==> flow/design.v <==
`timescale 1ns / 1ps
module stages_rotation #(parameter data_width=16,angle_width=16,cordic_steps=16,stage_number=1)(
    input clk,
    input nreset,
    input enable,
    input signed [data_width-1:0] x_vec_in,
    input signed [data_width-1:0] y_vec_in,
    input signed [angle_width-1:0]angle_in,
    input signed [angle_width-1:0]target_angle,
    output signed [data_width-1:0] x_vec_out,
    output signed [data_width-1:0] y_vec_out,
    output reg signed [angle_width-1:0]angle_out,
    output reg signed [angle_width-1:0]target_angle_out,
    output reg done
    );
    wire signed [angle_width-1:0] atan [cordic_steps-1:0];
    assign atan[0] = 20'h02000; 
    assign atan[1] = 20'h012E4;
    assign atan[2] = 20'h009FB;
    assign atan[3] = 20'h00511;
    assign atan[4] = 20'h0028B;
    assign atan[5] = 20'h00145;
    assign atan[6] = 20'h000A2;
    assign atan[7] = 20'h00051;
    assign atan[8] = 20'h00028;
    assign atan[9] = 20'h00014;
    assign atan[10] = 20'h0000A;
    assign atan[11] = 20'h00005;
    assign atan[12] = 20'h00002;
    assign atan[13] = 20'h00001;
    assign atan[14] = 20'h00000;
    assign atan[15] = 20'h00000;
    reg signed [data_width-1:0]x_temp_out,y_temp_out;
    assign x_vec_out = x_temp_out;
    assign y_vec_out = y_temp_out;
    always @(posedge clk) begin
        if (~nreset) begin
            x_temp_out <= $signed({data_width{1'b0}});
            y_temp_out <= $signed({data_width{1'b0}});
				angle_out <= 0;
            done <= 1'b0;
        end
        else begin
            if (enable) begin
                if ($signed(target_angle) <= $signed(angle_in)) begin
                    x_temp_out <= x_vec_in + (y_vec_in>>>(stage_number-1));
                    y_temp_out <= y_vec_in - (x_vec_in>>>(stage_number-1));
                    angle_out <= angle_in - atan[stage_number-1];
                end
                else begin
                    x_temp_out <= x_vec_in - (y_vec_in>>>(stage_number-1));
                    y_temp_out <= y_vec_in + (x_vec_in>>>(stage_number-1));
                    angle_out <= angle_in + atan[(stage_number-1)];
                end
                target_angle_out <= target_angle;
                done <= 1'b1;
            end
            else begin
                x_temp_out <= $signed({data_width{1'b0}});
                y_temp_out <= $signed({data_width{1'b0}});
					 angle_out <= 0;
                done <= 1'b0;
            end
        end
    end
endmodule
`timescale 1ns / 1ps
module cordic_rotation_top#(parameter data_width=16,cordic_steps=16,angle_width=20)(
    input clk,
    input nreset,
    input enable,
    input signed [data_width-1:0] x_vec_in,
    input signed [data_width-1:0] y_vec_in,
    input [angle_width-1:0] target_angle,
    output wire signed  [data_width-1:0] x_vec_out,
    output wire signed  [data_width-1:0] y_vec_out,
    output reg done
    );
    wire signed [data_width-1:0] x [0:cordic_steps-1];
    wire signed [data_width-1:0] y [0:cordic_steps-1];
    wire signed [angle_width-1:0] angle_stages [0:cordic_steps-1];
    wire [1:cordic_steps] status;
	 reg signed [data_width-1+16:0] temp_x_vec_out,temp_y_vec_out;
	 wire done_last_stage;
	 reg signed [data_width-1:0] temp_x_vec_in,temp_y_vec_in;
	 reg [angle_width-1:0]temp_t_ang;
	 wire signed [angle_width-1:0] temp_target_angle [0:cordic_steps-1];
	 reg temp_enable;
	 always @(posedge clk) begin
		if(~nreset) begin
			temp_x_vec_in <= {data_width{1'b0}};
			temp_y_vec_in <= {data_width{1'b0}};
			temp_t_ang <= {angle_width{1'b0}};
			temp_enable <= 1'b0;
		end
		else begin
			if (enable) begin
				temp_enable <= 1'b1;				
				if ($signed(target_angle)>=$signed(20'h04000)) begin
				    if ($signed(target_angle)>=$signed(20'h08000)) begin
				        if ($signed(target_angle)>=$signed(20'h0C000)) begin
				            temp_x_vec_in <= x_vec_in;
                            temp_y_vec_in <= y_vec_in;
                            temp_t_ang <= $signed(target_angle) - $signed(20'h10000);
   				        end
				        else begin
				            temp_x_vec_in <= -x_vec_in;
                            temp_y_vec_in <= -y_vec_in;
                            temp_t_ang <= $signed(target_angle) - $signed(20'h08000);
				        end
				    end
				    else begin
                        temp_x_vec_in <= -x_vec_in;
                        temp_y_vec_in <= -y_vec_in;
                        temp_t_ang <= $signed(target_angle) - $signed(20'h08000);
  				    end
				end
                else if ($signed(target_angle)<=$signed(-20'h04000)) begin
                    if ($signed(target_angle)<=$signed(-20'h08000)) begin
                        if ($signed(target_angle)<=$signed(-20'h0C000)) begin
				            temp_x_vec_in <= x_vec_in;
                            temp_y_vec_in <= y_vec_in;
                            temp_t_ang <= $signed(target_angle) + $signed(20'h10000);
                        end
                        else begin
				            temp_x_vec_in <= -x_vec_in;
                            temp_y_vec_in <= -y_vec_in;
                            temp_t_ang <= $signed(target_angle) + $signed(20'h08000);
                        end
                    end
                    else begin
                        temp_x_vec_in <= -x_vec_in;
                        temp_y_vec_in <= -y_vec_in;
                        temp_t_ang <= $signed(target_angle) + $signed(20'h08000);
                    end
                end
				else begin
					temp_x_vec_in <= x_vec_in;
					temp_y_vec_in <= y_vec_in;
					temp_t_ang <= $signed(target_angle);
				end
			end
			else begin
				temp_enable <= 1'b0;
				temp_x_vec_in <= {data_width{1'b0}};
				temp_y_vec_in <= {data_width{1'b0}};
				temp_t_ang <= {angle_width{1'b0}};
			end
		end
	 end
    assign status[1] = temp_enable;
    assign x[0] = temp_x_vec_in;
    assign y[0] = temp_y_vec_in;
    assign angle_stages[0] = {angle_width{1'b0}};
    assign temp_target_angle[0] = temp_t_ang;
    genvar i;
    generate
        for (i=1;i<cordic_steps-1;i=i+1) begin:gen_rotation
            stages_rotation #(
                .data_width(data_width),
                .angle_width(angle_width),
                .cordic_steps(cordic_steps),
                .stage_number(i)
                )
            first(
                .clk(clk),
                .nreset(nreset),
                .enable(status[i]),
                .x_vec_in(x[i-1]),
                .y_vec_in(y[i-1]),
                .angle_in(angle_stages[i-1]),
                .target_angle(temp_target_angle[i-1]),
                .x_vec_out(x[i]),
                .y_vec_out(y[i]),
                .angle_out(angle_stages[i]),
                .target_angle_out(temp_target_angle[i]),
                .done(status[i+1])
                );
        end
    endgenerate
    stages_rotation #(
        .data_width(data_width),
        .angle_width(angle_width),
        .cordic_steps(cordic_steps),
        .stage_number(cordic_steps-1)
        )
    last(
        .clk(clk),
        .nreset(nreset),
        .enable(status[cordic_steps-1]),
        .x_vec_in(x[cordic_steps-2]),
        .y_vec_in(y[cordic_steps-2]),
        .angle_in(angle_stages[cordic_steps-2]),
        .target_angle(temp_target_angle[cordic_steps-2]),
        .x_vec_out(x[cordic_steps-1]),
        .y_vec_out(y[cordic_steps-1]),
        .angle_out(angle_stages[cordic_steps-1]),
        .target_angle_out(temp_target_angle[cordic_steps-1]),
        .done(done_last_stage)
        );
    reg counter;
	assign x_vec_out = temp_x_vec_out[data_width+7:8];
	assign y_vec_out = temp_y_vec_out[data_width+7:8];
	 always @(posedge clk) begin
        if (~nreset) begin
            done <= 1'b0;
        end
        else begin
            done <= done_last_stage;
            if (done_last_stage) begin
                    temp_x_vec_out <= $signed(x[cordic_steps-1])*$signed(16'b0000000010011011);
                    temp_y_vec_out <= $signed(y[cordic_steps-1])*$signed(16'b0000000010011011);
            end
        end
    end
endmodule
[Step by step through the tools: cordic_rotation_top]
What the tools print for cordic_rotation_top, step after step.
Line numbers count from 1 in the design file above.
Operators carry their Yosys type and port widths (W data, S select, Z words).
Cell names lack the library's common part.
A cell with -- has no value.
Set-up
  top module: cordic_rotation_top
  clock port: clk
  standard-cell library: sky130hd
  library corner: tt_025C_1v80

[Word-level counts]
Source: Yosys, flattened and elaborated. Widths are those after wreduce. Registers that Yosys merges into a memory's read port (data or address) are not register bits. Print and check cells do not count. Equal cells are merged and count once.
Storage and ports
  register bits: 1157
  input bits: 55
  elaborated cells: 289
Operators by class
  add/subtract/negate cells: 91
  multipliers: 2
  $lt $le $gt $ge: 21
  multiplexer cells: 78
  reductions and logical operators: 17
Operators with widths (number)
  $mux W16: 42
  $mul A16 B9 Y24 const B: 2
  $mux W20: 20
  $le A20 B20 Y1: 14
  $ge A20 B17 Y1 const B: 2
  $reduce_and A2 Y1: 17
  $add A16 B10 Y16: 2
  $sub A16 B10 Y16: 2
  $add A16 B11 Y16: 2
  $sub A16 B11 Y16: 2
  $add A16 B12 Y16: 2
  $sub A16 B12 Y16: 2
  $add A16 B13 Y16: 2
  $sub A16 B13 Y16: 2
  $add A16 B14 Y16: 2
  $sub A16 B14 Y16: 2
  $add A16 B15 Y16: 2
  $sub A16 B15 Y16: 2
  $sub A16 B16 Y16: 2
  $add A16 B2 Y16: 2
  $sub A16 B2 Y16: 2
  $add A16 B3 Y16: 2
  $sub A16 B3 Y16: 2
  $add A16 B4 Y16: 2
  $sub A16 B4 Y16: 2
  $add A16 B5 Y16: 2
  $sub A16 B5 Y16: 2
  $add A16 B6 Y16: 2
Other operator kinds: 45; their cells: 68.

[Depth]
Yosys ltp: most cells in a row. Word level: on the elaborated netlist, between registers, memories and ports. Mapped: between sequential cells and ports; inverters and the memories' decode and read muxes count.
Logic depth
  depth after elaboration: 5
  ABC_AREA: 0
  mapped depth: 28

[Netlist]
Source: synth_stat.txt of the flow (Yosys; design flattened, memories mapped). It holds for the ABC_AREA given above (unset counts as 0); a run with the other value may have another netlist.
Cells by type (number)
  dfxtp_1: 797
  ha_1: 1082
  edfxtp_1: 312
  xnor2_1: 450
  nor2_1: 1044
  inv_1: 770
  fa_1: 126
  xor2_1: 283
  a21oi_1: 487
  o21ai_0: 378
  a21o_1: 251
  nor3_1: 286
  nand2_1: 355
  and3_1: 116
  nor2b_1: 116
  o21bai_1: 81
  o21a_1: 79
  clkbuf_1: 149
Other cell types: 70; their cells: 946.
Mapped netlist
  cell count: 8108
  cell area after synthesis: 73810.8 um^2
  flip-flops: 1109
  buffer cells: 163
The figures by module come from a second, unflattened synthesis with its own total; it is not the netlist above.
Second synthesis, totals
  cells (unflattened synthesis): 9079
  area total of the unflattened synthesis: 81801.0 um^2
Each row is one instance without its submodules.
By module
  cordic_rotation_top: instances 1, cells 815, area 7936.4 um^2, sequential area 2042.0 um^2
  stages_rotation: instances 1, cells 608, area 5096.1 um^2, sequential area 1641.6 um^2
  stages_rotation: instances 1, cells 578, area 5083.6 um^2, sequential area 1661.6 um^2
  stages_rotation: instances 1, cells 581, area 5068.6 um^2, sequential area 1661.6 um^2
  stages_rotation: instances 1, cells 555, area 5066.1 um^2, sequential area 1661.6 um^2
  stages_rotation: instances 1, cells 561, area 5063.6 um^2, sequential area 1661.6 um^2
  stages_rotation: instances 1, cells 564, area 5057.4 um^2, sequential area 1661.6 um^2
  stages_rotation: instances 1, cells 585, area 5026.1 um^2, sequential area 1661.6 um^2
  stages_rotation: instances 1, cells 554, area 5006.1 um^2, sequential area 1661.6 um^2
  stages_rotation: instances 1, cells 558, area 4984.8 um^2, sequential area 1661.6 um^2
  stages_rotation: instances 1, cells 554, area 4946.0 um^2, sequential area 1661.6 um^2
  stages_rotation: instances 1, cells 548, area 4939.7 um^2, sequential area 1661.6 um^2
  stages_rotation: instances 1, cells 552, area 4918.5 um^2, sequential area 1661.6 um^2
  stages_rotation: instances 1, cells 529, area 4882.2 um^2, sequential area 1661.6 um^2
Further modules, not shown: 2.

[Worst setup path after synthesis]
Path of least setup slack by OpenSTA after synthesis, without wires, with an ideal clock, recovery checks aside; 20% of the period is set as input and as output delay. Where synthesis merged equal registers, the netlist keeps one of their names.
Path after synthesis
  path kind: register -> register
  from: reg (no name shown)
  to: reg gen_rotation[12].first.x_temp_out[15]
  clock period: 6.0 ns
  setup time: 0.128 ns
  launch time at the first pin: 0.000 ns
  arrival: 5.577 ns
  data required time: 5.872 ns
  path slack: 0.295 ns
  path delay: 5.705 ns
  stages on the path: 27
  synthesis period reached: 5.705 ns
"path delay" = arrival - input delay + setup time.
"stages on the path": output pins that drive a net of the path, with the launching flip-flop's if there is one; two outputs of one cell count as two.
"synthesis period reached" is the clock period less the worst setup slack; recovery checks do not enter. This is arithmetic on one report: input and output delays are still those of the set period (20% each).
Between the ends stands the longest chain of elaborated cells between them, by number of cells; it is not shown to be the way that was timed. Of several equally long chains one is given.
Each line given opens the expression or statement behind the cell; cells for indexed reads and writes are added by Yosys, which also makes memories of some case tables.
A register here has more assigning lines than the two given.
On the way, after synthesis
  cell sequence: edfxtp_1 ha_1 a21o_1 a21o_1 a21o_1 a21o_1 a221o_1 a221oi_1 nor2_1 a211oi_1 clkbuf_1 buf_1 nand2_1 o21ai_0 ha_1 a21o_1 a21o_1 a21o_1 a21oi_1 nor2b_1 o21a_1 o31a_1 o41ai_1 o21ai_0 a31oi_1 xnor2_1 nor2_1
  length of the longest elaborated chain: 2
  elaborated cells between the ends (all ways): 2
  RTL lines with such cells: 1
RTL lines, path after synthesis
  from (decl): line 13
  from (assign): line 55
  $le A20 B20 Y1: line 45
  $mux W16: line 45
  to (assign): line 46  | x_temp_out <= x_vec_in + (y_vec_in>>>(stage_number-1));
  to (assign): line 51  | x_temp_out <= x_vec_in - (y_vec_in>>>(stage_number-1));
  to (decl): line 33  | reg signed [data_width-1:0]x_temp_out,y_temp_out;

[Worst path after layout]
From the final timing report of flow run A: the path of least setup slack in the routed layout; clock arrival at registers is part of the times.
Path after layout
  path kind: register -> register
  from: reg gen_rotation[8].first.angle_out[14]
  to: reg gen_rotation[9].first.y_temp_out[11]
  clock period: 6.0 ns
  setup time: 0.15 ns
  launch time at the first pin: 0.81 ns
  arrival: 6.45 ns
  data required time: 6.66 ns
  path slack: 0.20 ns
  stages on the path: 27
Between the ends stands the longest chain of elaborated cells between them, by number of cells; it is not shown to be the way that was timed. Of several equally long chains one is given.
A register here has more assigning lines than the two given.
On the way, after layout
  cell sequence: dfxtp_4 inv_1 ha_1 nand4_1 nor4_4 inv_2 a21oi_4 a2111oi_4 xnor2_2 nor2_2 clkbuf_8 clkbuf_8 nand2_1 o21ai_1 inv_1 ha_1 nor2b_1 o21ai_0 a21boi_1 o21ai_2 a21boi_0 o21ai_1 a21oi_1 o41ai_2 buf_4 xor2_1 nor2_1
  length of the longest elaborated chain: 2
  elaborated cells between the ends (all ways): 2
  RTL lines with such cells: 1
RTL lines, path after layout
  from (decl): line 12  | output reg signed [angle_width-1:0]angle_out,
  from (assign): line 48  | angle_out <= angle_in - atan[stage_number-1];
  from (assign): line 53  | angle_out <= angle_in + atan[(stage_number-1)];
  $le A20 B20 Y1: line 45
  $mux W16: line 45
  to (assign): line 39  | y_temp_out <= $signed({data_width{1'b0}});
  to (assign): line 47  | y_temp_out <= y_vec_in - (x_vec_in>>>(stage_number-1));
  to (decl): line 33  | reg signed [data_width-1:0]x_temp_out,y_temp_out;

# Flow runs of cordic_rotation_top

Measured data: module cordic_rotation_top, platform sky130hd, 6 stored runs of the flow under differing settings, order arbitrary. Input and output delays are each 20% of the period that was set; the output load is 0.01 pF.
"achieved clock period (ns)": clock period set for the run, less the worst setup slack. It is reckoned from that one timing run; input and output delays stay at 20% of the period that was set.
"worst setup path time (ns)" is the time allowed to the run's worst setup path (the clock period less input and output delay, where it has them) less its slack. Clock arrival times count: a late capture clock shortens it, a late launch clock lengthens it.
"finish__power__total" rests on the timing tool's default activity at the inputs, not on a simulated workload.

settings of flow run A
{
  "CAP_MARGIN": 30,
  "CELL_PAD_IN_SITES_GLOBAL_PLACEMENT": 2,
  "CORE_ASPECT_RATIO": 0.68,
  "CORE_MARGIN": 8,
  "CORE_UTILIZATION": 23,
  "CTS_CLUSTER_SIZE": 100,
  "GPL_TIMING_DRIVEN": 0,
  "MAX_ROUTING_LAYER": "met5",
  "MIN_ROUTING_LAYER": "met1",
  "PLACE_DENSITY_LB_ADDON": 0.27,
  "period_ns": 6.0,
  "SLEW_MARGIN": 20
}
report of flow run A
yosys chip area after synthesis (um^2): 73810.8
finish__design__die__area: 339639.0
finish__design__instance__area__stdcell: 87644.1
finish__design__instance__utilization: 0.2746
finish__timing__setup__ws: 0.204
finish__timing__setup__tns: 0.000
finish__timing__hold__ws: 0.439
finish__power__total: 1.815e-02
achieved clock period (ns): 5.796
worst setup path time (ns): 5.80
worst setup path kind: register -> register

settings of flow run B
{
  "CAP_MARGIN": 15,
  "CELL_PAD_IN_SITES_GLOBAL_PLACEMENT": 2,
  "CORE_ASPECT_RATIO": 0.68,
  "CORE_MARGIN": 8,
  "CTS_CLUSTER_SIZE": 100,
  "GPL_TIMING_DRIVEN": 0,
  "HOLD_SLACK_MARGIN": 0.07,
  "MAX_ROUTING_LAYER": "met5",
  "MIN_ROUTING_LAYER": "met1",
  "PLACE_DENSITY_LB_ADDON": 0.27,
  "period_ns": 6.0,
  "CORE_UTILIZATION": 40,
  "SLEW_MARGIN": 20
}
report of flow run B
yosys chip area after synthesis (um^2): 73810.8
finish__design__die__area: 198786.0
finish__design__instance__area__stdcell: 83432.5
finish__design__instance__utilization: 0.4535
finish__timing__setup__ws: 0.267
finish__timing__setup__tns: 0.000
finish__timing__hold__ws: 0.417
finish__power__total: 1.719e-02
achieved clock period (ns): 5.733
worst setup path time (ns): 5.73
worst setup path kind: register -> register

settings of flow run C
{
  "CAP_MARGIN": 30,
  "CELL_PAD_IN_SITES_GLOBAL_PLACEMENT": 2,
  "CORE_ASPECT_RATIO": 0.68,
  "CORE_MARGIN": 8,
  "CORE_UTILIZATION": 23,
  "CTS_CLUSTER_SIZE": 100,
  "GPL_ROUTABILITY_DRIVEN": 0,
  "GPL_TIMING_DRIVEN": 0,
  "HOLD_SLACK_MARGIN": 0.15,
  "MAX_ROUTING_LAYER": "met5",
  "MIN_ROUTING_LAYER": "met2",
  "PLACE_DENSITY_LB_ADDON": 0.07,
  "SETUP_SLACK_MARGIN": 0.7,
  "period_ns": 6.0,
  "SLEW_MARGIN": 20
}
report of flow run C
yosys chip area after synthesis (um^2): 73810.8
finish__design__die__area: 339639.0
finish__design__instance__area__stdcell: 93629.8
finish__design__instance__utilization: 0.2933
finish__timing__setup__ws: 0.450
finish__timing__setup__tns: 0.000
finish__timing__hold__ws: 0.436
finish__power__total: 1.904e-02
achieved clock period (ns): 5.550
worst setup path time (ns): 5.55
worst setup path kind: register -> register

settings of flow run D
{
  "ABC_AREA": 0,
  "CAP_MARGIN": 20,
  "CELL_PAD_IN_SITES_DETAIL_PLACEMENT": 1,
  "CELL_PAD_IN_SITES_GLOBAL_PLACEMENT": 0,
  "CORE_ASPECT_RATIO": 0.85,
  "CORE_MARGIN": 3,
  "CORE_UTILIZATION": 58,
  "CTS_CLUSTER_DIAMETER": 380,
  "CTS_CLUSTER_SIZE": 12,
  "MAX_ROUTING_LAYER": "met4",
  "PLACE_DENSITY_LB_ADDON": 0.05,
  "period_ns": 8.03,
  "SLEW_MARGIN": 20
}
report of flow run D
yosys chip area after synthesis (um^2): 73810.8
finish__design__die__area: 131592.0
finish__design__instance__area__stdcell: 79393.6
finish__design__instance__utilization: 0.6295
finish__timing__setup__ws: 1.466
finish__timing__setup__tns: 0.000
finish__timing__hold__ws: 0.431
finish__power__total: 1.147e-02
achieved clock period (ns): 6.564
worst setup path time (ns): 6.56
worst setup path kind: register -> register

settings of flow run E
{
  "CELL_PAD_IN_SITES_GLOBAL_PLACEMENT": 2,
  "CORE_ASPECT_RATIO": 0.68,
  "CTS_CLUSTER_SIZE": 100,
  "GPL_TIMING_DRIVEN": 0,
  "HOLD_SLACK_MARGIN": 0.16,
  "MAX_ROUTING_LAYER": "met5",
  "PLACE_DENSITY_LB_ADDON": 0.27,
  "period_ns": 6.0,
  "CAP_MARGIN": 20,
  "CORE_MARGIN": 2,
  "CORE_UTILIZATION": 40,
  "SLEW_MARGIN": 20
}
report of flow run E
yosys chip area after synthesis (um^2): 73810.8
finish__design__die__area: 188044.0
finish__design__instance__area__stdcell: 83336.2
finish__design__instance__utilization: 0.4565
finish__timing__setup__ws: 0.145
finish__timing__setup__tns: 0.000
finish__timing__hold__ws: 0.438
finish__power__total: 1.710e-02
achieved clock period (ns): 5.855
worst setup path time (ns): 5.86
worst setup path kind: register -> register

settings of flow run F
{
  "CORE_UTILIZATION": 40,
  "PLACE_DENSITY": 0.6,
  "period_ns": 5.86,
  "CAP_MARGIN": 20,
  "CORE_MARGIN": 2,
  "SLEW_MARGIN": 20
}
report of flow run F
yosys chip area after synthesis (um^2): 73810.8
finish__design__die__area: 187979.0
finish__design__instance__area__stdcell: 82466.6
finish__design__instance__utilization: 0.4500
finish__timing__setup__ws: 0.321
finish__timing__setup__tns: 0.000
finish__timing__hold__ws: 0.428
finish__power__total: 1.752e-02
achieved clock period (ns): 5.539
worst setup path time (ns): 5.54
worst setup path kind: register -> register
